==> flow/design.v <==
module bellmanford (reset, clock, GMAR1, GMDR1, GMAR2, GMDR2, IMAR, IMDR, WMAR1, WMAR2, WMDR1, WMDR2, WMWDR, WMWAR, WMWE, OMAR, OMDR, OMWAR, OMWDR, OMWE, NegCycle, Finish);
input clock,reset;
output reg [12:0] GMAR1;
input wire [127:0] GMDR1;
output reg [12:0] GMAR2;
input wire [127:0] GMDR2;
output reg [12:0] IMAR;
input wire [7:0] IMDR;
output reg [12:0] WMAR1;
input wire [127:0] WMDR1;
output reg [12:0] WMAR2;
input wire [127:0] WMDR2;
output reg [12:0] WMWAR;
output reg [127:0] WMWDR;
output reg WMWE;
output wire [12:0] OMAR;
output wire [15:0] OMDR;
assign OMAR = 13'b0;
assign OMDR = 16'b0;
output reg [12:0] OMWAR;
output reg [15:0] OMWDR;
output reg OMWE;
output reg NegCycle;
output reg Finish;
parameter [4:0]  
Init    = 4'b0000,
Init1   = 4'b0001,
Init2   = 4'b0010,
Init3   = 4'b0011,
Upd_S   = 4'b0100,
Upd_D   = 4'b0101, 
BFA1    = 4'b0110,
BFA_Stall1 = 4'b0111,
BFA2    = 4'b1000,
BFA_Stall2    = 4'b1001,
BFA3    = 4'b1010,
BFA_Stall3 = 4'b1011,
BFA4    = 4'b1100,
BFA5    = 4'b1101,
BFA_Stall4 = 4'b1110,
BFA6    = 4'b1111,
OP1     = 5'b10000,
OP_Stall1 = 5'b10001,
OP2     = 5'b10010,
OP3     = 5'b10011,
OP4     = 5'b10100,
OP_Stall2 = 5'b10101,
Refresh1 = 5'b10110,
Refresh2 = 5'b10111,
End1 = 5'b11000,
End2 = 5'b11001,
End3 = 5'b11010;
reg [127:0] GMDR1_reg;
reg [127:0] GMDR2_reg;
reg [7:0] IMDR_reg;
reg [127:0] WMDR1_reg;
reg [127:0] WMDR2_reg;
always@(posedge clock)
begin
    GMDR1_reg <= GMDR1;
    GMDR2_reg <= GMDR2;
    IMDR_reg <= IMDR;
    WMDR1_reg <= WMDR1;
    WMDR2_reg <= WMDR2;
end
reg [7:0] NumNodes;
reg [7:0] NodeCounter;
reg [7:0] Ureg;
reg [7:0] NumLinks;
reg [7:0] LinkCounter;
reg [7:0] Vreg[0:8];
reg signed [7:0] Wreg[0:8];
reg signed [7:0] NewWeight;
reg [7:0] Sub;
reg BFA_flag;
reg signed [7:0] DistU;
reg First_Node;
reg NegativeCycleCheck;
reg FirstLine;
reg MultiLine;
reg [4:0]   current_state, next_state;
always@(posedge clock)
begin
       current_state <= next_state;
end
always@(posedge clock)
begin
	if(reset)
	begin
		WMWE <= 1'b0;
		OMWE <= 1'b0;
		Finish <= 1'b0;
		NegCycle <= 1'b0;
		GMAR1 <= 0;
		GMAR2 <= 0;
		IMAR <= 0;
		WMAR1 <= 0;
		WMAR2 <= 0;
		WMWAR <= 0;
		OMWAR <= 0;
		WMWDR <= 0;
	end
	else
	begin
    		casex(current_state)
    		Init:
    		    begin
                    GMAR1 <= 0;
                    GMAR2 <= 0;
                    IMAR <= 0;
                    WMWAR <= 0;
                    OMWAR <= 13'h1fff;
                    NodeCounter <= 8'h81;
                end
            Init1:
                begin
                end
            Init2:
                begin
                    GMAR1 <= GMAR1 + 1'b1;
                    if (NodeCounter == 8'h81)
                        begin
                            NumNodes <= GMDR1_reg[63:0] - 1'b1;
                            NodeCounter <= GMDR1_reg[7:0] - 2'b10;
    		    		    WMWAR <= WMWAR + 1'b1;
    		    		    WMWE <= 1'b1;
    		    		    WMWDR[127:107] <= 21'b100000000111111110000;
                            WMWDR[106:94] <= GMDR1_reg[12:0];
                        end
    		        else if(NodeCounter != 0)
    		    	    begin
    		    		    WMWAR <= WMWAR + 1'b1;
    		    		    WMWE <= 1'b1;
    		    		    WMWDR[127:107] <= 21'b100000000111111110000;
                            WMWDR[106:94] <= GMDR1_reg[12:0];
    		    		    NodeCounter <= NodeCounter - 8'b00000001;
    		    	    end
			        else
                        begin
                            WMWE <= 1'b0;
                            GMAR1 <= IMDR_reg - 1'b1;
                        end
                end
            Init3:
                begin
                     NodeCounter <= NumNodes;
                     IMAR <= IMAR + 1'b1;
                     OMWE <= 1'b0;
                     WMWE <= 1'b0;
                     GMAR1 <= IMAR + 1'b1;
                end
    		Upd_S:
                begin
				    WMWAR <= IMDR_reg;
                    WMWDR[127] = 1'b0;
                    WMWDR[126:119] = 0;
                    WMWDR[118:111] = IMDR_reg;
                    WMWDR[110:107] <= 4'b0010;
				    WMWE <= 1'b1;
				    WMAR1 <= IMDR_reg;                                       
                    NumLinks <= 0;
                    WMWDR[106:94] <= GMDR1_reg[12:0];
                end
            Upd_D:
                begin
				    WMWAR <= IMDR_reg;
                    WMWDR[127] = 1'b1;
                    WMWDR[126:119] = 8'h00;
                    WMWDR[118:111] = 8'hff;
                    WMWDR[110:107] <= 4'b0001;
				    WMWE <= 1'b1;
			    	WMAR2 <= GMDR2_reg[111:104];
                    WMWDR[106:94] <= GMDR1_reg[12:0];
                end
            BFA1:
                begin
                    IMAR <= IMAR - 1'b1;                                               
                    WMWE <= 1'b0;
                    First_Node <= 0;
                    NegativeCycleCheck <= 0;
                end
            BFA_Stall1:
                begin
                end
            BFA2:
                begin
                    FirstLine <= 1'b1;
                    casex(First_Node)
                        0:
                            begin
                                Ureg <= IMDR_reg;
                                NegativeCycleCheck <= 1'b1;
                                WMAR1 <= IMDR_reg;                                              
                                GMAR1 <= IMDR_reg - 1'b1;                                       
                                IMAR <= IMAR + 1'b1;
                            end
                        1:
                            begin
                                if(GMDR2_reg[127:120] == 0)
                                    begin
                                        NegativeCycleCheck <= 1'b0;
                                        Ureg <= GMDR1_reg[71:64];
                                        WMAR1 <= GMDR1_reg[71:64];                                
                                        NodeCounter <= NodeCounter - 1'b1;
                                        GMAR2 <= GMDR1_reg[71:64] - 1'b1;
                                    end
                                else if(WMDR1_reg[127] == 1'b0)
                                    begin
                                        Ureg <= WMAR1[7:0];
                                        GMAR2 <= WMAR1 - 1'b1;                            
                                    end
                                else if (WMDR1_reg[127] == 1'b1)
                                    begin
                                        if(WMAR1[7:0] == NumNodes)
                                            WMAR1 <= 0;
                                        else
                                            WMAR1 <= WMAR1 + 1'b1;
                                    end
                            end
                    endcase
                end
            BFA_Stall2:
                begin
                end
            BFA3:
                begin
                    GMAR1 <= 0;
                    if(First_Node == 1'b0)
                        GMAR2 <= GMDR1_reg[12:0];
                    else if (First_Node == 1'b1 && WMDR1_reg[127] == 1'b0)
                        GMAR2 <= GMDR2_reg[12:0];
                end
            BFA_Stall3:
                begin
                end
            BFA4:
                begin
                    if(FirstLine == 1'b1)
                        begin
                            DistU <= WMDR1_reg[126:119];
                            NumLinks <= GMDR2_reg[119:112];
                            if(GMDR2_reg[119:112] < 7)
                                begin
                                    MultiLine <= 1'b0;
                                    LinkCounter <= GMDR2_reg[119:112];
                                end
                            else
                                begin
                                    LinkCounter <= 7;
                                    MultiLine <= 1'b1;
                                end
				            Vreg[1] <= GMDR2_reg[111:104];
				            Wreg[1] <= GMDR2_reg[103:96];
				            Vreg[2] <= GMDR2_reg[95:88];
				            Wreg[2] <= GMDR2_reg[87:80];
				            Vreg[3] <= GMDR2_reg[79:72];
				            Wreg[3] <= GMDR2_reg[71:64]; 
				            Vreg[4] <= GMDR2_reg[63:56];
				            Wreg[4] <= GMDR2_reg[55:48]; 
				            Vreg[5] <= GMDR2_reg[47:40];
				            Wreg[5] <= GMDR2_reg[39:32]; 
				            Vreg[6] <= GMDR2_reg[31:24];
				            Wreg[6] <= GMDR2_reg[23:16];
				            Vreg[7] <= GMDR2_reg[15:8];
				            Wreg[7] <= GMDR2_reg[7:0];
                            Vreg[8] <= 0;
                            Wreg[8] <= 0;
                        end
                    else
                        begin
                            if(NumLinks > 8)
                                begin
                                    MultiLine <= 1'b1;
                                    LinkCounter <= 8;
                                end
                            else
                                begin
                                    MultiLine <= 1'b0;
                                    LinkCounter <= NumLinks;
                                end
                            Vreg[1] <= GMDR2_reg[127:120];
                            Wreg[1] <= GMDR2_reg[119:112];
				            Vreg[2] <= GMDR2_reg[111:104];
				            Wreg[2] <= GMDR2_reg[103:96];
				            Vreg[3] <= GMDR2_reg[95:88];
				            Wreg[3] <= GMDR2_reg[87:80];
				            Vreg[4] <= GMDR2_reg[79:72];
				            Wreg[4] <= GMDR2_reg[71:64]; 
				            Vreg[5] <= GMDR2_reg[63:56];
				            Wreg[5] <= GMDR2_reg[55:48]; 
				            Vreg[6] <= GMDR2_reg[47:40];
				            Wreg[6] <= GMDR2_reg[39:32]; 
				            Vreg[7] <= GMDR2_reg[31:24];
				            Wreg[7] <= GMDR2_reg[23:16];
				            Vreg[8] <= GMDR2_reg[15:8];
				            Wreg[8] <= GMDR2_reg[7:0];
                        end
                    Sub <= 0;
                end
            BFA5:
                begin
                    WMWE <= 1'b0;
                    if(WMDR1_reg[127] == 1'b1)
                    begin
                        NumLinks <= 0;
                        LinkCounter <= 0;
                    end
                    if (NumLinks == 0)
                    begin
                       First_Node <= 1'b1;
                    end
                    if(LinkCounter == 0 )
                    begin
                       FirstLine <= 1'b0;
                       GMAR2 <= GMAR2 + 1'b1;
                    end
                    if(NumLinks == 0 && LinkCounter == 0)
                        WMAR1 <= WMAR1 + 1'b1;
                    case(Sub)
                        0: 
                            begin
                                WMAR2 <= Vreg[1];
                                NewWeight <= DistU + Wreg[1];
                            end
                        1: 
                            begin
                                WMAR2 <= Vreg[2];  
                                NewWeight <= DistU + Wreg[2];
                            end
                        2:  
                            begin
                                WMAR2 <= Vreg[3];  
                                NewWeight <= DistU + Wreg[3];
                            end
                        3:  
                            begin
                                WMAR2 <= Vreg[4];  
                                NewWeight <= DistU + Wreg[4];
                            end
                        4:  
                            begin
                                WMAR2 <= Vreg[5];  
                                NewWeight <= DistU + Wreg[5];
                            end
                        5:  
                            begin
                                WMAR2 <= Vreg[6];  
                                NewWeight <= DistU + Wreg[6];
                            end
                        6:  
                            begin
                                WMAR2 <= Vreg[7];  
                                NewWeight <= DistU + Wreg[7];
                            end
                        7:  
                            begin
                                WMAR2 <= Vreg[8];  
                                NewWeight <= DistU + Wreg[8];
                            end
                    endcase
                end
            BFA_Stall4:
                begin
                end
            BFA6:
                begin
                   if($signed(WMDR2_reg[126:119]) > NewWeight || WMDR2_reg[127] == 1)
                    begin
                        NegativeCycleCheck <= 1'b1;
                        casex(Sub)
                            0:  begin
                                    WMWAR <= Vreg[1]; 
                                end
                            1:  begin
                                    WMWAR <= Vreg[2]; 
                                end
                            2:  begin 
                                    WMWAR <= Vreg[3]; 
                                end
                            3:  begin 
                                    WMWAR <= Vreg[4]; 
                                end
                            4:  begin 
                                    WMWAR <= Vreg[5]; 
                                end
                            5:  begin 
                                    WMWAR <= Vreg[6]; 
                                end
                            6:  begin 
                                    WMWAR <= Vreg[7]; 
                                end
                            7:  begin 
                                    WMWAR <= Vreg[8]; 
                                end
                        endcase
                        WMWDR[127] = 1'b0;
                        WMWDR[126:119] <= NewWeight;
                        WMWDR[118:111] <= Ureg;
                        WMWDR[110:107] <= WMDR2_reg[110:107];
                        WMWDR[106:94] <= WMDR2_reg[106:94];
                        WMWE <= 1'b1;
                   end
                   LinkCounter <= LinkCounter - 1'b1;
                   NumLinks <= NumLinks - 1'b1;
                   Sub <= Sub + 1'b1;
                end
            OP1:
                begin
                    WMAR2 <= IMDR_reg;
                end
            OP_Stall1:
                begin
                end
            OP2:
                begin
                    OMWAR <= OMWAR + 1'b1;
                    OMWDR <= WMDR2_reg[126:119];
                    OMWE <= 1'b1;
                    WMAR2 <= WMDR2_reg[118:111];
                end
            OP3:
                begin
                    OMWAR <= OMWAR + 1'b1;
                    OMWDR <= IMDR_reg;
                    OMWE <= 1'b1;
                    IMAR <= IMAR + 1'b1;
                end
            OP4:
                begin
                    OMWDR <= WMAR2;
                    OMWE <= 1'b1;
                    OMWAR <= OMWAR + 1'b1;
                    WMAR2 <= WMDR2_reg[118:111];
                    WMAR1 <= NumNodes;
                end
            OP_Stall2:
                begin
                    OMWE <= 1'b0;
                end
            End1:
                begin
                    if(IMDR_reg == 8'hff)
                    begin
                        NodeCounter <= NumNodes;
                        OMWDR <= 16'hFFFF;
                        OMWE <= 1'b1;
                        OMWAR <= OMWAR + 1'b1;
                    end
                    else
                    begin
                        OMWDR <= 8'h0;
                        OMWE <= 1'b1;
                        OMWAR <= OMWAR + 1'b1;
                    end
                end
            Refresh1:
                begin
                    OMWE <= 1'b0;
                    WMWAR <= NumNodes;
                    WMWDR[127:107] <= 21'b100000000111111110000;
                    WMWDR[106:94] <= WMDR1_reg[104:96];
                    WMWE <= 1'b1;
                    IMAR <= IMAR + 1'b1;
                end
            Refresh2:
                begin
                    WMWAR <= WMWAR - 1'b1;
                    WMWDR[127:107] <= 21'b100000000111111110000;
                    WMWE <= 1'b1;
                end
            End2:
                begin
                    OMWE <= 1'b0;
                    WMWE <= 1'b0;
                    Finish <= 1'b1; 
                end
            End3:
                begin
                    NegCycle <= 1'b1; 
                end
        endcase
	end
end
always@(*)
begin
	if(reset)
		next_state = Init;
	else if(current_state == Init)
        next_state = Init1;
    else if(current_state == Init1)
        next_state = Init2;
    else if(current_state == Init2)
	begin
		if (NodeCounter == 0)
			next_state = Init3;
        else
            next_state <= Init1;
	end
	else if(current_state == Init3)
			next_state = Upd_S;
	else if(current_state == Upd_S)
			next_state = Upd_D;
    else if(current_state == Upd_D)
            next_state = BFA1;
	else if(current_state == BFA1)
            next_state = BFA_Stall1;
    else if(current_state == BFA_Stall1)
            next_state = BFA2;
	else if(current_state == BFA2)
    begin
        if (WMDR1_reg[127] == 1'b1)
            next_state = BFA_Stall1;
        else if(First_Node == 1)
        begin
            if ((NegativeCycleCheck == 1'b0) && GMDR2_reg[127:120] == 8'h00 )
                next_state = OP1;
            else if((NodeCounter == 8'h01) && (NegativeCycleCheck == 1'b0) && GMDR2_reg[127:120] == 8'h00)
                next_state = OP1;
            else if((NodeCounter == 8'h01) && (NegativeCycleCheck == 1'b1))
                next_state = End3;
            else
                next_state = BFA_Stall2;
            end
        else if (WMDR1_reg[127] == 1'b0 && First_Node == 1'b0)
            next_state = BFA_Stall2;
        else if (WMDR1_reg[127] == 1'b1)
            next_state = BFA_Stall1;
        else
            next_state = BFA_Stall2;
    end
	else if(current_state == BFA_Stall2)
            next_state = BFA3;
	else if(current_state == BFA3)
    begin
        if(WMDR1_reg[127] == 1'b1)
            next_state = BFA2;
        else
            next_state = BFA_Stall3;
    end
	else if(current_state == BFA_Stall3)
    begin
        if(WMDR1_reg[127] == 1'b1)
            next_state = BFA5;
        else
            next_state = BFA4;
    end
	else if(current_state == BFA4)
            next_state = BFA5;
	else if(current_state == BFA5)
    begin
        if (WMDR1_reg[127] == 1'b1)
            next_state = BFA_Stall1;
        else if(NumLinks == 0 && LinkCounter == 0)
            next_state = BFA_Stall1;
        else if (NumLinks != 0 && LinkCounter == 0)
            next_state = BFA_Stall3;
        else
            next_state = BFA_Stall4;
    end
	else if(current_state == BFA_Stall4)
            next_state = BFA6;
	else if(current_state == BFA6)
            next_state = BFA5;
    else if(current_state == OP1)
            next_state = OP_Stall1;
    else if(current_state == OP_Stall1)
            next_state = OP2;
    else if(current_state == OP2)
            next_state = OP3;
    else if(current_state == OP3)
            next_state = OP4;
    else if(current_state == OP4)
        begin
            if(WMDR2_reg[108] == 1'b1)
                next_state = End1;
            else
                next_state = OP_Stall2;
        end
    else if(current_state == OP_Stall2)
            next_state = OP4;
    else if(current_state == Refresh1)
        next_state = Refresh2;
    else if(current_state == Refresh2)
        begin
            if(WMWAR == 0)
                next_state = Init3;
            else
                next_state = Refresh2;
        end
    else if(current_state == End1)
        begin
            if(IMDR_reg == 8'hFF)
                next_state = Refresh1;
            else
                next_state = End2;
        end
    else
        next_state = current_state;
end
endmodule
### Step by step through the tools: bellmanford

The steps from the RTL of bellmanford to its reports follow in flow order.
Lines are those of the file above, counted from 1.
Operators carry their Yosys type and port widths (W data, S select, Z words).
Cell names lack the library's common part.
Not given: --

| set-up | value |
|---|---|
| top module | bellmanford |
| clock | clock |
| library | sky130hd |
| timing corner | tt_025C_1v80 |

### After elaboration

Source: Yosys, flattened and elaborated. Widths are those after wreduce. Registers that Yosys merges into a memory's read port (data or address) are not register bits. Print and check cells do not count.

| operators by class | value |
|---|---|
| add/sub/neg operators | 26 |
| order comparisons | 3 |
| equality and inequality tests | 56 |
| muxes and demuxes | 131 |
| bitwise gates (word level) | 4 |
| reductions and logical operators | 78 |

Operator list:

| cell | number |
|---|---|
| $pmux W13 S4 | 6 |
| $mux W13 | 20 |
| $mux W8 | 32 |
| $mux W5 | 29 |
| $pmux W13 S8 | 1 |
| $add A13 B1 Y13 const B | 6 |
| $pmux W13 S6 | 1 |
| $add A8 B8 Y8 | 8 |
| $pmux W16 S4 | 1 |
| $pmux W8 S8 | 1 |
| $pmux W8 S4 | 2 |
| $eq A5 B5 Y1 const B | 11 |
| $pmux W13 S2 | 2 |
| $pmux W8 S3 | 2 |
| $reduce_bool A4 Y1 | 10 |
| $eq A5 B4 Y1 const B | 8 |
| $sub A8 B1 Y8 const B | 5 |
| $logic_not A8 Y1 | 5 |
| $pmux W8 S5 | 1 |
| $sub A13 B1 Y13 const B | 3 |
| $reduce_and A3 Y1 | 11 |
| $eq A8 B3 Y1 const B | 4 |
| $pmux W8 S2 | 2 |
| $mux W4 | 7 |
| $reduce_bool A25 Y1 | 1 |
| $reduce_bool A24 Y1 | 1 |
| $reduce_bool A8 Y1 | 3 |
| $reduce_bool A23 Y1 | 1 |

Not listed: further kinds 43, cells in them 114.

| storage and ports | value |
|---|---|
| flip-flop bits (word level) | 809 |
| input port bits | 522 |
| output and inout port bits | 268 |
| word-level cells | 349 |

### Logic depth

Depth = most cells in a row (Yosys ltp): at word level without a register or memory, in the mapped netlist without a sequential cell, where the memories' decode and read muxes count.

| depth | value |
|---|---|
| word-level depth | 27 |
| ABC_AREA | 0 |
| gate-level depth with buffers | 17 |

### Synthesis result

Source: synth_stat.txt of the flow (Yosys; design flattened, memories mapped). It holds for the ABC_AREA given above (unset counts as 0); a run with the other value may have another netlist.
The area totals of this step are shown rounded.

| synthesis totals | value |
|---|---|
| cell count | 2357 |
| mapped area | 25000 um^2 |
| area of sequential cells | 13000 um^2 |
| flip-flops | 564 |
| buffers | 291 |

Cells by type:

| type | number |
|---|---|
| dfxtp_1 | 360 |
| edfxtp_1 | 204 |
| mux2_2 | 126 |
| buf_4 | 135 |
| a21oi_1 | 131 |
| nor2_1 | 171 |
| ha_1 | 49 |
| xnor2_1 | 66 |
| nand2_1 | 151 |
| o21ai_0 | 97 |
| a222oi_1 | 47 |
| clkbuf_1 | 125 |
| xor2_1 | 44 |
| a22oi_1 | 42 |
| nand3_1 | 58 |
| a211oi_1 | 32 |
| nor3_1 | 48 |
| a221oi_1 | 26 |

Not listed: further types 63, cells in them 445.

### Path before layout

OpenSTA on the mapped netlist: ideal clock, no wires. The path of least setup slack (recovery checks aside). Input and output delay are each 20% of the period. Register names are those of the netlist, which keeps one name where synthesis merged equal registers.

| timing path after synthesis | value |
|---|---|
| path type | in2reg |
| start | in reset |
| end | reg DistU[0] |
| clock period | 5000 ps |
| input delay | 1000 ps |
| time at the first pin | 1000 ps |
| arrival | 7470 ps |
| path slack | -2806 ps |
| path delay | 6806 ps |
| driving pins on the path | 4 |
| synthesis period reached | 7806 ps |

"path delay" is the arrival time less input delay plus setup time.
"driving pins on the path": output pins that drive a net of the path, with the launching flip-flop's if there is one; two outputs of one cell count as two.
"synthesis period reached" is the clock period less the worst setup slack; recovery checks do not enter. This is arithmetic on one report: input and output delays are still those of the set period (20% each).
The rows between start and end are the longest chain of elaborated cells between them; the timing report does not say that the signal goes this way. Where chains are equally long, one stands for them.
Each line given opens the expression or statement behind the cell; cells for indexed reads and writes are added by Yosys, which also makes memories of some case tables.

| on the way, after synthesis | value |
|---|---|
| cells stage by stage | clkbuf_1 > clkbuf_1 > nor2_1 > and2_1 |
| cells in the longest elaborated chain | 2 |
| elaborated cells on any way between the ends | 2 |

Ends and longest elaborated chain, after synthesis:

| element | RTL line | text |
|---|---|---|
| start: declaration | 2 | `input clock,reset;` |
| $not A1 Y1 | -- |  |
| $reduce_and A3 Y1 | -- |  |
| end: assignment | 240 | `DistU <= WMDR1_reg[126:119];` |
| end: declaration | 76 | `reg signed [7:0] DistU;` |

### Worst path after layout

From the final timing report of entry A: the path of least setup slack in the routed layout; clock arrival at registers is part of the times.
The path's times are printed in steps of 10 ps; the period is the one set.

| timing path after layout | value |
|---|---|
| path type | reg2reg |
| start | reg Sub[5] |
| end | reg NewWeight[6] |
| clock period | 5000 ps |
| time at the first pin | 620 ps |
| arrival | 3860 ps |
| path slack | 1510 ps |
| driving pins on the path | 14 |

The rows between start and end are the longest chain of elaborated cells between them; the timing report does not say that the signal goes this way. Where chains are equally long, one stands for them.
A register here has more assigning lines than the two given.
Ways into the end's enable are left out, as the timed path ends at the data pin.

| on the way, after layout | value |
|---|---|
| cells stage by stage | edfxtp_1 > or4_4 > nor2_2 > buf_6 > nand2_4 > a222oi_1 > nand2_1 > ha_1 > fa_1 > a21o_1 > a21oi_2 > o21bai_1 > a21oi_1 > xnor2_1 |
| cells in the longest elaborated chain | 2 |
| elaborated cells on any way between the ends | 9 |

Ends and longest elaborated chain, after layout:

| element | RTL line | text |
|---|---|---|
| start: declaration | 74 | `reg [7:0] Sub;` |
| start: assignment | 298 | `Sub <= 0;` |
| start: assignment | 405 | `Sub <= Sub + 1'b1;` |
| $eq A8 B3 Y1 | 319 | `case(Sub)` |
| $pmux W8 S8 | 319 |  |
| end: assignment | 323 | `NewWeight <= DistU + Wreg[1];` |
| end: assignment | 328 | `NewWeight <= DistU + Wreg[2];` |
| end: declaration | 73 | `reg signed [7:0] NewWeight;` |

--- measured runs ---
Measured data: module bellmanford, platform sky130hd, 4 stored runs of the flow under differing settings, order arbitrary. Input and output delays are each 20% of the period that was set; the output load is 0.01 pF.
"clock period reached" = clock period - worst setup slack. The figure is calculated, with input and output delays left at 20% of the set period.
"time used up by the worst setup path": the worst setup path's part of the clock period (all of it between registers, 20% less for each end at a port) less its slack. A launch clock that arrives late makes it longer, a capture clock that arrives late makes it shorter.
"total power of the final layout" rests on the timing tool's default activity at the inputs, not on a simulated workload.
"time used up by the worst setup path" is given in steps of 10 ps.
The measured numbers are rounded.

#### Entry A

| setting | value |
|---|---|
| CORE_ASPECT_RATIO | `0.69` |
| CORE_MARGIN | `7` |
| CTS_CLUSTER_SIZE | `57` |
| PLACE_DENSITY | `0.61` |
| SETUP_SLACK_MARGIN | `1.37` |
| period_ns | `5.0` |
| CAP_MARGIN | `20` |
| CORE_UTILIZATION | `40` |
| SLEW_MARGIN | `20` |

| result | value |
|---|---|
| cell area after synthesis | 25000 um^2 |
| die footprint | 70000 um^2 |
| standard-cell area after routing | 31000 um^2 |
| utilization in the final report | 50% |
| worst setup slack after layout | 1500 ps |
| sum of negative setup slack | 0 ps |
| worst hold slack after layout | 410 ps |
| total power of the final layout | 10 mW |
| clock period reached | 3490 ps |
| time used up by the worst setup path | 3490 ps |
| worst path kind | reg2reg |

#### Entry B

| setting | value |
|---|---|
| CORE_UTILIZATION | `35` |
| period_ns | `4.27` |
| CAP_MARGIN | `20` |
| CORE_MARGIN | `2` |
| SLEW_MARGIN | `20` |

| result | value |
|---|---|
| cell area after synthesis | 25000 um^2 |
| die footprint | 74000 um^2 |
| standard-cell area after routing | 31000 um^2 |
| utilization in the final report | 44% |
| worst setup slack after layout | 540 ps |
| sum of negative setup slack | 0 ps |
| worst hold slack after layout | 410 ps |
| total power of the final layout | 12 mW |
| clock period reached | 3729 ps |
| time used up by the worst setup path | 3730 ps |
| worst path kind | reg2reg |

#### Entry C

| setting | value |
|---|---|
| CORE_MARGIN | `8` |
| GPL_ROUTABILITY_DRIVEN | `0` |
| period_ns | `5.0` |
| CAP_MARGIN | `20` |
| CORE_UTILIZATION | `40` |
| SLEW_MARGIN | `20` |

| result | value |
|---|---|
| cell area after synthesis | 25000 um^2 |
| die footprint | 71000 um^2 |
| standard-cell area after routing | 31000 um^2 |
| utilization in the final report | 50% |
| worst setup slack after layout | 1000 ps |
| sum of negative setup slack | 0 ps |
| worst hold slack after layout | 410 ps |
| total power of the final layout | 10 mW |
| clock period reached | 3986 ps |
| time used up by the worst setup path | 3990 ps |
| worst path kind | reg2reg |

#### Entry D

| setting | value |
|---|---|
| ABC_AREA | `1` |
| CAP_MARGIN | `35` |
| CORE_ASPECT_RATIO | `1.09` |
| CORE_MARGIN | `5` |
| CORE_UTILIZATION | `35` |
| GPL_ROUTABILITY_DRIVEN | `0` |
| GPL_TIMING_DRIVEN | `0` |
| PLACE_DENSITY_LB_ADDON | `0.16` |
| SLEW_MARGIN | `25` |
| TNS_END_PERCENT | `85` |
| period_ns | `5.0` |

| result | value |
|---|---|
| cell area after synthesis | 26000 um^2 |
| die footprint | 80000 um^2 |
| standard-cell area after routing | 34000 um^2 |
| utilization in the final report | 46% |
| worst setup slack after layout | 1200 ps |
| sum of negative setup slack | 0 ps |
| worst hold slack after layout | 400 ps |
| total power of the final layout | 11 mW |
| clock period reached | 3801 ps |
| time used up by the worst setup path | 3800 ps |
| worst path kind | reg2reg |
--- end ---
